==> flow/design.v <==
`timescale 1ns / 1ps
module ALU_ACC(
    input         clk,
    input         rst_n,
    input         C8,     
    input         C9,     
    input         C13,    
    input         C15,    
    input         C16,    
    input         C17,    
    input         C18,    
    input         C19,    
    input         C20,    
    input         C21,    
    input  [15:0] BR_out,
    output [15:0] ALU_out,
    output reg [3:0] ALUflags  
    );
    reg [15:0] ACC;
    assign ALU_out = ACC;
    wire signed [15:0] sACC = ACC;
    wire signed [15:0] sBR  = BR_out;
    wire signed [31:0] prod = sACC * sBR;
    wire [16:0] sum  = {1'b0, ACC} + {1'b0, BR_out};
    wire [16:0] diff = {1'b0, ACC} - {1'b0, BR_out};
    wire [15:0] quot = (BR_out == 16'b0) ? 16'hFFFF : ACC / BR_out;
    reg  [15:0] res;
    always @(*) begin
        if (C17)      res = ACC >> 1;
        else if (C18) res = ACC << 1;
        else if (C19) res = ACC & BR_out;
        else if (C20) res = ACC | BR_out;
        else          res = ~ACC;
    end
    always @(posedge clk or negedge rst_n) begin
        if (!rst_n) begin
            ACC      <= 16'b0;
            ALUflags <= 4'b0;
        end
        else begin
            if (C8) begin
                ACC      <= 16'b0;
                ALUflags <= {1'b1, 3'b0};
            end
            else if (C9) begin
                ACC <= sum[15:0];
                ALUflags[3] <= (sum[15:0] == 16'b0);
                ALUflags[2] <= sum[16];
                ALUflags[1] <= (ACC[15] == BR_out[15]) && (sum[15] != ACC[15]);
                ALUflags[0] <= sum[15];
            end
            else if (C13) begin
                ACC <= diff[15:0];
                ALUflags[3] <= (diff[15:0] == 16'b0);
                ALUflags[2] <= (ACC < BR_out);
                ALUflags[1] <= (ACC[15] != BR_out[15]) && (diff[15] != ACC[15]);
                ALUflags[0] <= diff[15];
            end
            else if (C15) begin
                ACC <= prod[15:0];
                ALUflags[3] <= (prod[15:0] == 16'b0);
                ALUflags[2] <= 1'b0;
                ALUflags[1] <= (prod[31:16] != {16{prod[15]}});
                ALUflags[0] <= prod[15];
            end
            else if (C16) begin
                ACC <= quot;
                ALUflags[3] <= (quot == 16'b0);
                ALUflags[2] <= 1'b0;
                ALUflags[1] <= 1'b0;
                ALUflags[0] <= quot[15];
            end
            else if (C17 | C18 | C19 | C20 | C21) begin
                ACC <= res;
                ALUflags[3] <= (res == 16'b0);
                ALUflags[2] <= 1'b0;
                ALUflags[1] <= 1'b0;
                ALUflags[0] <= res[15];
            end
        end
    end
endmodule
`timescale 1ns / 1ps
    module BR(
    input clk,
    input rst_n,
    input C7,
    input [15:0] MBR_out,
    output [15:0] BR_out
    );
    reg [15:0] BRr;
    assign BR_out = BRr;
    always@(posedge clk or negedge rst_n) begin
        if(!rst_n) begin
            BRr <= 16'b0;
        end
        else begin
            if(C7) begin
                BRr <= MBR_out;  
            end
            else begin
                BRr <= BRr;
            end
        end
    end
endmodule
`timescale 1ns / 1ps
module IR(
    input clk,
    input rst_n,
    input C4,
    input [15:0] MBR_out,
    output [7:0] IR_out
    );
    reg [7:0] IRr;
    assign IR_out = IRr;
    always@(posedge clk or negedge rst_n) begin
        if(!rst_n) begin
            IRr <= 8'b0;
        end
        else begin
            if(C4) begin
                IRr <= MBR_out[15:8];
            end
            else begin
                IRr <= IRr;
            end
        end
    end
endmodule
`timescale 1ns / 1ps
module MAR(
    input clk,
    input rst_n,
    input C5,
    input C10,
    input [15:0] MBR_out,
    input [7:0] PC_out,
    output [7:0] MAR_out_memory
    );
    reg [7:0] MARr;
    assign MAR_out_memory = MARr;
    always@(posedge clk or negedge rst_n) begin
        if(!rst_n) begin
            MARr <= 8'b0;
        end
        else begin
            if(C5) begin
                MARr <= MBR_out[7:0];
            end
            else if(C10) begin
                MARr <= PC_out;
            end
            else begin
                MARr <= MARr;
            end
        end
    end
endmodule
`timescale 1ns / 1ps
module MBR(
    input clk,
    input rst_n,
    input C3,
    input C11,
    input C12,
    input [15:0] ALU_out,
    input [15:0] MBR_in_memory,
    output [15:0] MBR_out,
    output reg [15:0] MBR_out_memory
    );
    reg [15:0] MBRr;
    assign MBR_out = MBRr;
    always@(posedge clk or negedge rst_n) begin
        if(!rst_n) begin
            MBRr <= 16'b0;
        end
        else begin
            if(C3) begin
                MBRr <= MBR_in_memory;
            end
            else if(C12) begin
                MBRr <= ALU_out;
            end
            else begin
                MBRr <= MBRr;
            end
            if(C11) begin
                MBR_out_memory <= MBRr;
            end
        end
    end
endmodule
`timescale 1ns / 1ps
module PC(
    input clk,
    input rst_n,
    input C6,
    input C14,
    input [15:0] MBR_out,
    output [7:0] PC_out
    );
    reg [7:0] PCr;
    assign PC_out = PCr;
    always@(posedge clk or negedge rst_n) begin
        if(!rst_n) begin
            PCr <= 8'b0;
        end
        else begin
            if(C14) begin
                PCr <= MBR_out[15:8];  
            end
            else if(C6) begin
                PCr <= PCr + 1'b1;  
            end
            else begin
                PCr <= PCr;
            end
        end
    end
endmodule
`timescale 1ns / 1ps
module bitcruncher_dp(
    input         clk,
    input         rst_n,
    input  [21:0] ctrl,             
    input  [15:0] MBR_in_memory,
    output [7:0]  MAR_out_memory,
    output [15:0] MBR_out_memory,
    output [7:0]  IR_out,
    output [3:0]  ALUflags
    );
    wire [21:0] Control_Signals = ctrl;
    wire [15:0] MBR_out;
    wire [15:0] BR_out;
    wire [15:0] ALU_out;
    wire [7:0]  PC_out;
    MAR u_MAR(
    .clk     ( clk     ),
    .rst_n   ( rst_n   ),
    .C5      ( Control_Signals[5]  ),
    .C10     ( Control_Signals[10] ),
    .MBR_out ( MBR_out ),
    .PC_out  ( PC_out  ),
    .MAR_out_memory ( MAR_out_memory )
    );
    MBR u_MBR(
    .clk           ( clk           ),
    .rst_n         ( rst_n         ),
    .C3            ( Control_Signals[3]  ),
    .C11           ( Control_Signals[11] ),
    .C12           ( Control_Signals[12] ),
    .ALU_out       ( ALU_out       ),
    .MBR_in_memory ( MBR_in_memory ),
    .MBR_out       ( MBR_out       ),
    .MBR_out_memory ( MBR_out_memory )
    );
    ALU_ACC u_ALU_ACC(
    .clk     ( clk     ),
    .rst_n   ( rst_n   ),
    .C8      ( Control_Signals[8]  ),
    .C9      ( Control_Signals[9]  ),
    .C13     ( Control_Signals[13] ),
    .C15     ( Control_Signals[15] ),
    .C16     ( Control_Signals[16] ),
    .C17     ( Control_Signals[17] ),
    .C18     ( Control_Signals[18] ),
    .C19     ( Control_Signals[19] ),
    .C20     ( Control_Signals[20] ),
    .C21     ( Control_Signals[21] ),
    .BR_out  ( BR_out  ),
    .ALU_out ( ALU_out ),
    .ALUflags ( ALUflags )
    );
    PC u_PC(
    .clk     ( clk     ),
    .rst_n   ( rst_n   ),
    .C6      ( Control_Signals[6]  ),
    .C14     ( Control_Signals[14] ),
    .MBR_out ( MBR_out ),
    .PC_out  ( PC_out  )
    );
    IR u_IR(
    .clk     ( clk     ),
    .rst_n   ( rst_n   ),
    .C4      ( Control_Signals[4] ),
    .MBR_out ( MBR_out ),
    .IR_out  ( IR_out  )
    );
    BR u_BR(
    .clk     ( clk     ),
    .rst_n   ( rst_n   ),
    .C7      ( Control_Signals[7] ),
    .MBR_out ( MBR_out ),
    .BR_out  ( BR_out  )
    );
endmodule
* From RTL to reports: bitcruncher_dp
Tool output for the design above, in the order of the flow.
Lines are those of the file above, counted from 1.
Operators carry their Yosys type and port widths (W data, S select, Z words).
Not given: --
- Top :: bitcruncher_dp
- Clock port :: clk
- Library :: sky130hd
- Timing corner :: tt_025C_1v80

* Word-level counts
Yosys after proc, flatten, opt, wreduce and memory -nomap, before mapping. Memory bits, and registers merged into a memory's read port (data or address), are not among the register bits. Print and check cells are not counted. Equal cells are merged and count once.
- Div/mod/pow operators :: 1
- Add/subtract/negate cells :: 3
- Equal/unequal tests :: 5
- $lt $le $gt $ge :: 1
- Bitwise gates (word level) :: 7
- Reduce/logical cells :: 13
- Multiply operators :: 1
- Multiplexer cells :: 39
** Operators with widths (count)
- $mul A16 B16 Y32 :: 1
- $div A16 B16 Y16 :: 1
- $mux W16 :: 13
- $logic_not A16 Y1 :: 6
- $mux W8 :: 4
- $mux W1 :: 22
- $add A16 B16 Y17 :: 1
- $sub A16 B16 Y16 :: 1
- $lt A16 B16 Y1 :: 1
- $ne A16 B16 Y1 :: 1
- $and A16 B16 Y16 :: 1
- $or A16 B16 Y16 :: 1
- $not A16 Y16 :: 1
- $add A8 B1 Y8 const B :: 1
- $reduce_bool A2 Y1 :: 3
- $reduce_bool A6 Y1 :: 1
- $or A1 B1 Y1 :: 4
- $ne A1 B1 Y1 :: 3
- $logic_and A1 B1 Y1 :: 2
- $reduce_and A2 Y1 :: 1
- $eq A1 B1 Y1 :: 1
- Bits of input ports :: 40
- Flip-flop bits (word level) :: 92

* Longest topological paths
Longest topological path by Yosys (ltp), each cell counted once; first at word level (registers and memories cut), then after technology mapping (sequential cells cut; the memories' decode and read muxes count).
- Depth in word-level cells :: 12
- ABC_AREA :: 0
- Gate-level depth with buffers :: 138
- Mapped depth without buffers :: 129

* Mapped cells and area
Source: synth_stat.txt of the flow (Yosys; design flattened, memories mapped). It holds for the ABC_AREA given above (unset counts as 0); a run with the other value may have another netlist.
The area totals of this step are shown rounded.
- Mapped cells :: 2850
- Mapped flip-flops :: 91
- Synthesis area :: 23000 um2
- Sequential part of the area :: 2360 um2
** Cells by type
- sky130_fd_sc_hd__fa_1 :: count 264, area in all 5.29E+03 um2
- sky130_fd_sc_hd__ha_1 :: count 271, area in all 3.39E+03 um2
- sky130_fd_sc_hd__dfrtp_1 :: count 75, area in all 1876.8 um2
- sky130_fd_sc_hd__inv_1 :: count 377, area in all 1.42E+03 um2
- sky130_fd_sc_hd__nor2_1 :: count 306, area in all 1.15E+03 um2
- sky130_fd_sc_hd__nand2_1 :: count 280, area in all 1.05E+03 um2
- sky130_fd_sc_hd__o21ai_0 :: count 166, area in all 830.797 um2
- sky130_fd_sc_hd__xnor2_1 :: count 81, area in all 709.43 um2
- sky130_fd_sc_hd__a21oi_1 :: count 127, area in all 635.61 um2
- sky130_fd_sc_hd__mux2i_1 :: count 58, area in all 580.557 um2
- sky130_fd_sc_hd__edfxtp_1 :: count 16, area in all 480.461 um2
- sky130_fd_sc_hd__clkbuf_1 :: count 123, area in all 461.693 um2
- sky130_fd_sc_hd__nor3_1 :: count 79, area in all 395.379 um2
- sky130_fd_sc_hd__a21o_1 :: count 48, area in all 360.346 um2
- sky130_fd_sc_hd__o21a_1 :: count 47, area in all 352.838 um2
- sky130_fd_sc_hd__mux2_2 :: count 28, area in all 315.302 um2
- sky130_fd_sc_hd__xor2_1 :: count 34, area in all 297.786 um2
- sky130_fd_sc_hd__a211oi_1 :: count 27, area in all 202.694 um2
Other cell types: 74; their cells: 443.
By module: a second synthesis without flattening, with its own total; a netlist apart from the flattened one above.
- Cell total of the unflattened synthesis :: 2884
- Area total of the unflattened synthesis :: 23500 um2
Rows give one instance, submodules left out.
** By module
- ALU_ACC :: seq. area 475 um2, area 20500 um2, cells 2664, instances 1
- MBR :: seq. area 881 um2, area 1230 um2, cells 86, instances 1
- BR :: seq. area 400 um2, area 649 um2, cells 34, instances 1
- PC :: seq. area 200 um2, area 450 um2, cells 49, instances 1
- MAR :: seq. area 200 um2, area 373 um2, cells 34, instances 1
- IR :: seq. area 200 um2, area 332 um2, cells 17, instances 1
- bitcruncher_dp :: seq. area 0.0 um2, area 0.0 um2, cells 0, instances 1

* Worst setup path after synthesis
Source: OpenSTA report_checks on the synthesized netlist (no wires, ideal clock, input and output delay 20% of the period each), path of least setup slack; recovery checks are left aside. Register names are those of the netlist, which keeps one name where synthesis merged equal registers.
- Path kind :: reg-to-reg
- Start :: register u_BR.BRr[0]
- End :: register u_ALU_ACC.ALUflags[3]
- Delay of the path :: 27.251 ns
- Period :: 40.0 ns
- Buffers on the path :: 6
- Data arrival time :: 27.182 ns
- Setup time :: 0.069 ns
- Launch time at the first pin :: 0.000 ns
- Stages on the path :: 130
- Setup slack :: 12.749 ns
- Synthesis period reached :: 27.251 ns
"delay of the path" = arrival - input delay + setup time.
"stages on the path" counts driving pins, that of a launching flip-flop among them; a cell with two outputs on the path counts twice.
"synthesis period reached" is the clock period less the worst setup slack; recovery checks do not enter. This is arithmetic on one report: input and output delays are still those of the set period (20% each).
At most two assigning lines are given for a register; there are more.
- Path through :: sky130_fd_sc_hd__dfrtp_1 > sky130_fd_sc_hd__inv_1 > sky130_fd_sc_hd__buf_1 > sky130_fd_sc_hd__ha_1 > sky130_fd_sc_hd__a41o_1 > sky130_fd_sc_hd__a21oi_1 > sky130_fd_sc_hd__a21oi_1 > sky130_fd_sc_hd__ha_1 > sky130_fd_sc_hd__o21a_1 > sky130_fd_sc_hd__nor2_1 > sky130_fd_sc_hd__o31a_1 > sky130_fd_sc_hd__or2_2 > sky130_fd_sc_hd__ha_1 > sky130_fd_sc_hd__o21a_1 > sky130_fd_sc_hd__o21a_1 > sky130_fd_sc_hd__o21a_1 > sky130_fd_sc_hd__nor3_2 > sky130_fd_sc_hd__nor2_1 > [... 94 more ...] > sky130_fd_sc_hd__o211a_1 > sky130_fd_sc_hd__a31o_2 > sky130_fd_sc_hd__or2_2 > sky130_fd_sc_hd__or3_1 > sky130_fd_sc_hd__a31oi_1 > sky130_fd_sc_hd__xnor2_1 > sky130_fd_sc_hd__a221o_1 > sky130_fd_sc_hd__ha_1 > sky130_fd_sc_hd__and4_1 > sky130_fd_sc_hd__a21oi_1 > sky130_fd_sc_hd__o211ai_1 > sky130_fd_sc_hd__a31oi_1 > sky130_fd_sc_hd__o31a_1 > sky130_fd_sc_hd__nand4_1 > sky130_fd_sc_hd__nor3_1 > sky130_fd_sc_hd__and4b_1 > sky130_fd_sc_hd__o221ai_1 > sky130_fd_sc_hd__nand3_1
- Elaborated cells between the ends (all ways) :: 23
- RTL lines with such cells :: 19
- Those cells by class :: 2 x add/sub; 1 x mul; 1 x div; 11 x mux; 2 x logic; 6 x reduce/logical
** Ends and longest elaborated chain, after synthesis
- start, declared :: RTL line 91 : reg [15:0] BRr;
- start, assigned :: RTL line 99 : BRr <= MBR_out;
- start, assigned :: RTL line 102 : BRr <= BRr;
- end, assigned :: RTL line 43 : ALUflags <= {1'b1, 3'b0};
- end, assigned :: RTL line 47 : ALUflags[3] <= (sum[15:0] == 16'b0);
- end, declared :: RTL line 17 : output reg [3:0] ALUflags
No chain of elaborated cells between the ends is given.

* Path in the finished layout
From the final timing report of entry A: the path of least setup slack in the routed layout; clock arrival at registers is part of the times.
- Path kind :: reg-to-reg
- Start :: register u_ALU_ACC.ACC[3]
- End :: register u_ALU_ACC.ALUflags[3]
- Stages on the path :: 141
- Buffers on the path :: 33
- Setup time :: 0.06 ns
- Launch time at the first pin :: 0.35 ns
- Period :: 26.7 ns
- Setup slack :: -0.20 ns
- Data arrival time :: 27.18 ns
At most two assigning lines are given for a register; there are more.
- Path through :: sky130_fd_sc_hd__dfrtp_1 > sky130_fd_sc_hd__or4_4 > sky130_fd_sc_hd__nor4_4 > sky130_fd_sc_hd__buf_4 > sky130_fd_sc_hd__a41o_1 > sky130_fd_sc_hd__a21oi_2 > sky130_fd_sc_hd__a21oi_2 > sky130_fd_sc_hd__ha_1 > sky130_fd_sc_hd__o21a_1 > sky130_fd_sc_hd__nor2_4 > sky130_fd_sc_hd__o31a_1 > sky130_fd_sc_hd__or2_4 > sky130_fd_sc_hd__ha_4 > sky130_fd_sc_hd__o21a_1 > sky130_fd_sc_hd__o21a_1 > sky130_fd_sc_hd__o21a_4 > sky130_fd_sc_hd__a2111o_1 > sky130_fd_sc_hd__nand2_1 > [... 105 more ...] > sky130_fd_sc_hd__or2_4 > sky130_fd_sc_hd__or3_4 > sky130_fd_sc_hd__a31oi_4 > sky130_fd_sc_hd__xnor2_2 > sky130_fd_sc_hd__a221o_1 > sky130_fd_sc_hd__ha_1 > sky130_fd_sc_hd__and4_4 > sky130_fd_sc_hd__a21oi_2 > sky130_fd_sc_hd__o211ai_1 > sky130_fd_sc_hd__a31oi_1 > sky130_fd_sc_hd__o31a_1 > sky130_fd_sc_hd__buf_6 > sky130_fd_sc_hd__nand4_1 > sky130_fd_sc_hd__nor3_2 > sky130_fd_sc_hd__buf_4 > sky130_fd_sc_hd__and4b_2 > sky130_fd_sc_hd__o221ai_2 > sky130_fd_sc_hd__nand3_1
- Elaborated cells between the ends (all ways) :: 23
- RTL lines with such cells :: 20
- Those cells by class :: 2 x add/sub; 1 x mul; 1 x div; 11 x mux; 3 x logic; 5 x reduce/logical
** Ends and longest elaborated chain, after layout
- start, declared :: RTL line 19 : reg [15:0] ACC;
- start, assigned :: RTL line 46 : ACC <= sum[15:0];
- start, assigned :: RTL line 53 : ACC <= diff[15:0];
- end, assigned :: RTL line 43 : ALUflags <= {1'b1, 3'b0};
- end, assigned :: RTL line 47 : ALUflags[3] <= (sum[15:0] == 16'b0);
- end, declared :: RTL line 17 : output reg [3:0] ALUflags
No chain of elaborated cells between the ends is given.

# Flow runs of bitcruncher_dp

Measured data: module bitcruncher_dp, platform sky130hd, 6 stored runs of the flow under differing settings, order arbitrary. Input and output delays are each 20% of the period that was set; the output load is 0.01 pF.
"time on the worst setup path" means the part of the period allowed to the worst setup path (the constraints hold back 20% at inputs and 20% at outputs) less its slack; where the path has registers, the arrival times of their clocks count too.
Values from the reports are rounded here.

** Entry A
- Settings :: CAP_MARGIN=40; CELL_PAD_IN_SITES_GLOBAL_PLACEMENT=2; CORE_ASPECT_RATIO=0.86; CORE_MARGIN=3; CORE_UTILIZATION=23; CTS_CLUSTER_DIAMETER=344; CTS_CLUSTER_SIZE=73; GPL_ROUTABILITY_DRIVEN=1; HOLD_SLACK_MARGIN=0.19; MAX_ROUTING_LAYER=met4; MIN_ROUTING_LAYER=met2; PLACE_DENSITY_LB_ADDON=0.07; TNS_END_PERCENT=70; period_ns=26.7; SLEW_MARGIN=20
- Cell area after synthesis :: 23000 um2
- Final design utilization :: 32.4%
- Worst hold slack :: 0.517 ns
- Standard-cell area of the final layout :: 31800 um2
- Worst setup slack after layout :: -0.195 ns
- Time on the worst setup path :: 26.90 ns
- Worst path kind :: reg-to-reg
- Die outline area :: 104000 um2

** Entry B
- Settings :: CORE_UTILIZATION=40; period_ns=35.5; CAP_MARGIN=20; CORE_MARGIN=2; SLEW_MARGIN=20
- Cell area after synthesis :: 23000 um2
- Final design utilization :: 44.0%
- Worst hold slack :: 0.511 ns
- Standard-cell area of the final layout :: 24900 um2
- Worst setup slack after layout :: 2.44 ns
- Time on the worst setup path :: 33.06 ns
- Worst path kind :: reg-to-reg
- Die outline area :: 59500 um2

** Entry C
- Settings :: CAP_MARGIN=5; CELL_PAD_IN_SITES_GLOBAL_PLACEMENT=1; CORE_ASPECT_RATIO=0.86; CORE_MARGIN=8; CTS_CLUSTER_DIAMETER=336; SLEW_MARGIN=40; TNS_END_PERCENT=85; period_ns=40.0; CORE_UTILIZATION=40
- Cell area after synthesis :: 23000 um2
- Final design utilization :: 43.7%
- Worst hold slack :: 0.511 ns
- Standard-cell area of the final layout :: 24900 um2
- Worst setup slack after layout :: 5.24 ns
- Time on the worst setup path :: 34.76 ns
- Worst path kind :: reg-to-reg
- Die outline area :: 65500 um2

** Entry D
- Settings :: CORE_UTILIZATION=40; period_ns=51.7; CAP_MARGIN=20; CORE_MARGIN=2; SLEW_MARGIN=20
- Cell area after synthesis :: 23000 um2
- Final design utilization :: 43.9%
- Worst hold slack :: 0.511 ns
- Standard-cell area of the final layout :: 24900 um2
- Worst setup slack after layout :: 17.3 ns
- Time on the worst setup path :: 34.40 ns
- Worst path kind :: reg-to-reg
- Die outline area :: 59500 um2

** Entry E
- Settings :: CAP_MARGIN=5; CELL_PAD_IN_SITES_DETAIL_PLACEMENT=2; CELL_PAD_IN_SITES_GLOBAL_PLACEMENT=1; CORE_ASPECT_RATIO=0.86; CORE_MARGIN=8; CORE_UTILIZATION=56; CTS_CLUSTER_DIAMETER=336; SETUP_SLACK_MARGIN=4.46; SLEW_MARGIN=25; TNS_END_PERCENT=35; period_ns=27.9
- Outcome :: no final report: placement broke off with DPL-0033

** Entry F
- Settings :: CORE_MARGIN=8; CTS_CLUSTER_DIAMETER=336; SLEW_MARGIN=40; TNS_END_PERCENT=85; period_ns=40.0; CAP_MARGIN=20; CORE_UTILIZATION=40
- Cell area after synthesis :: 23000 um2
- Final design utilization :: 43.5%
- Worst hold slack :: 0.517 ns
- Standard-cell area of the final layout :: 24900 um2
- Worst setup slack after layout :: 6.17 ns
- Time on the worst setup path :: 33.84 ns
- Worst path kind :: reg-to-reg
- Die outline area :: 65500 um2
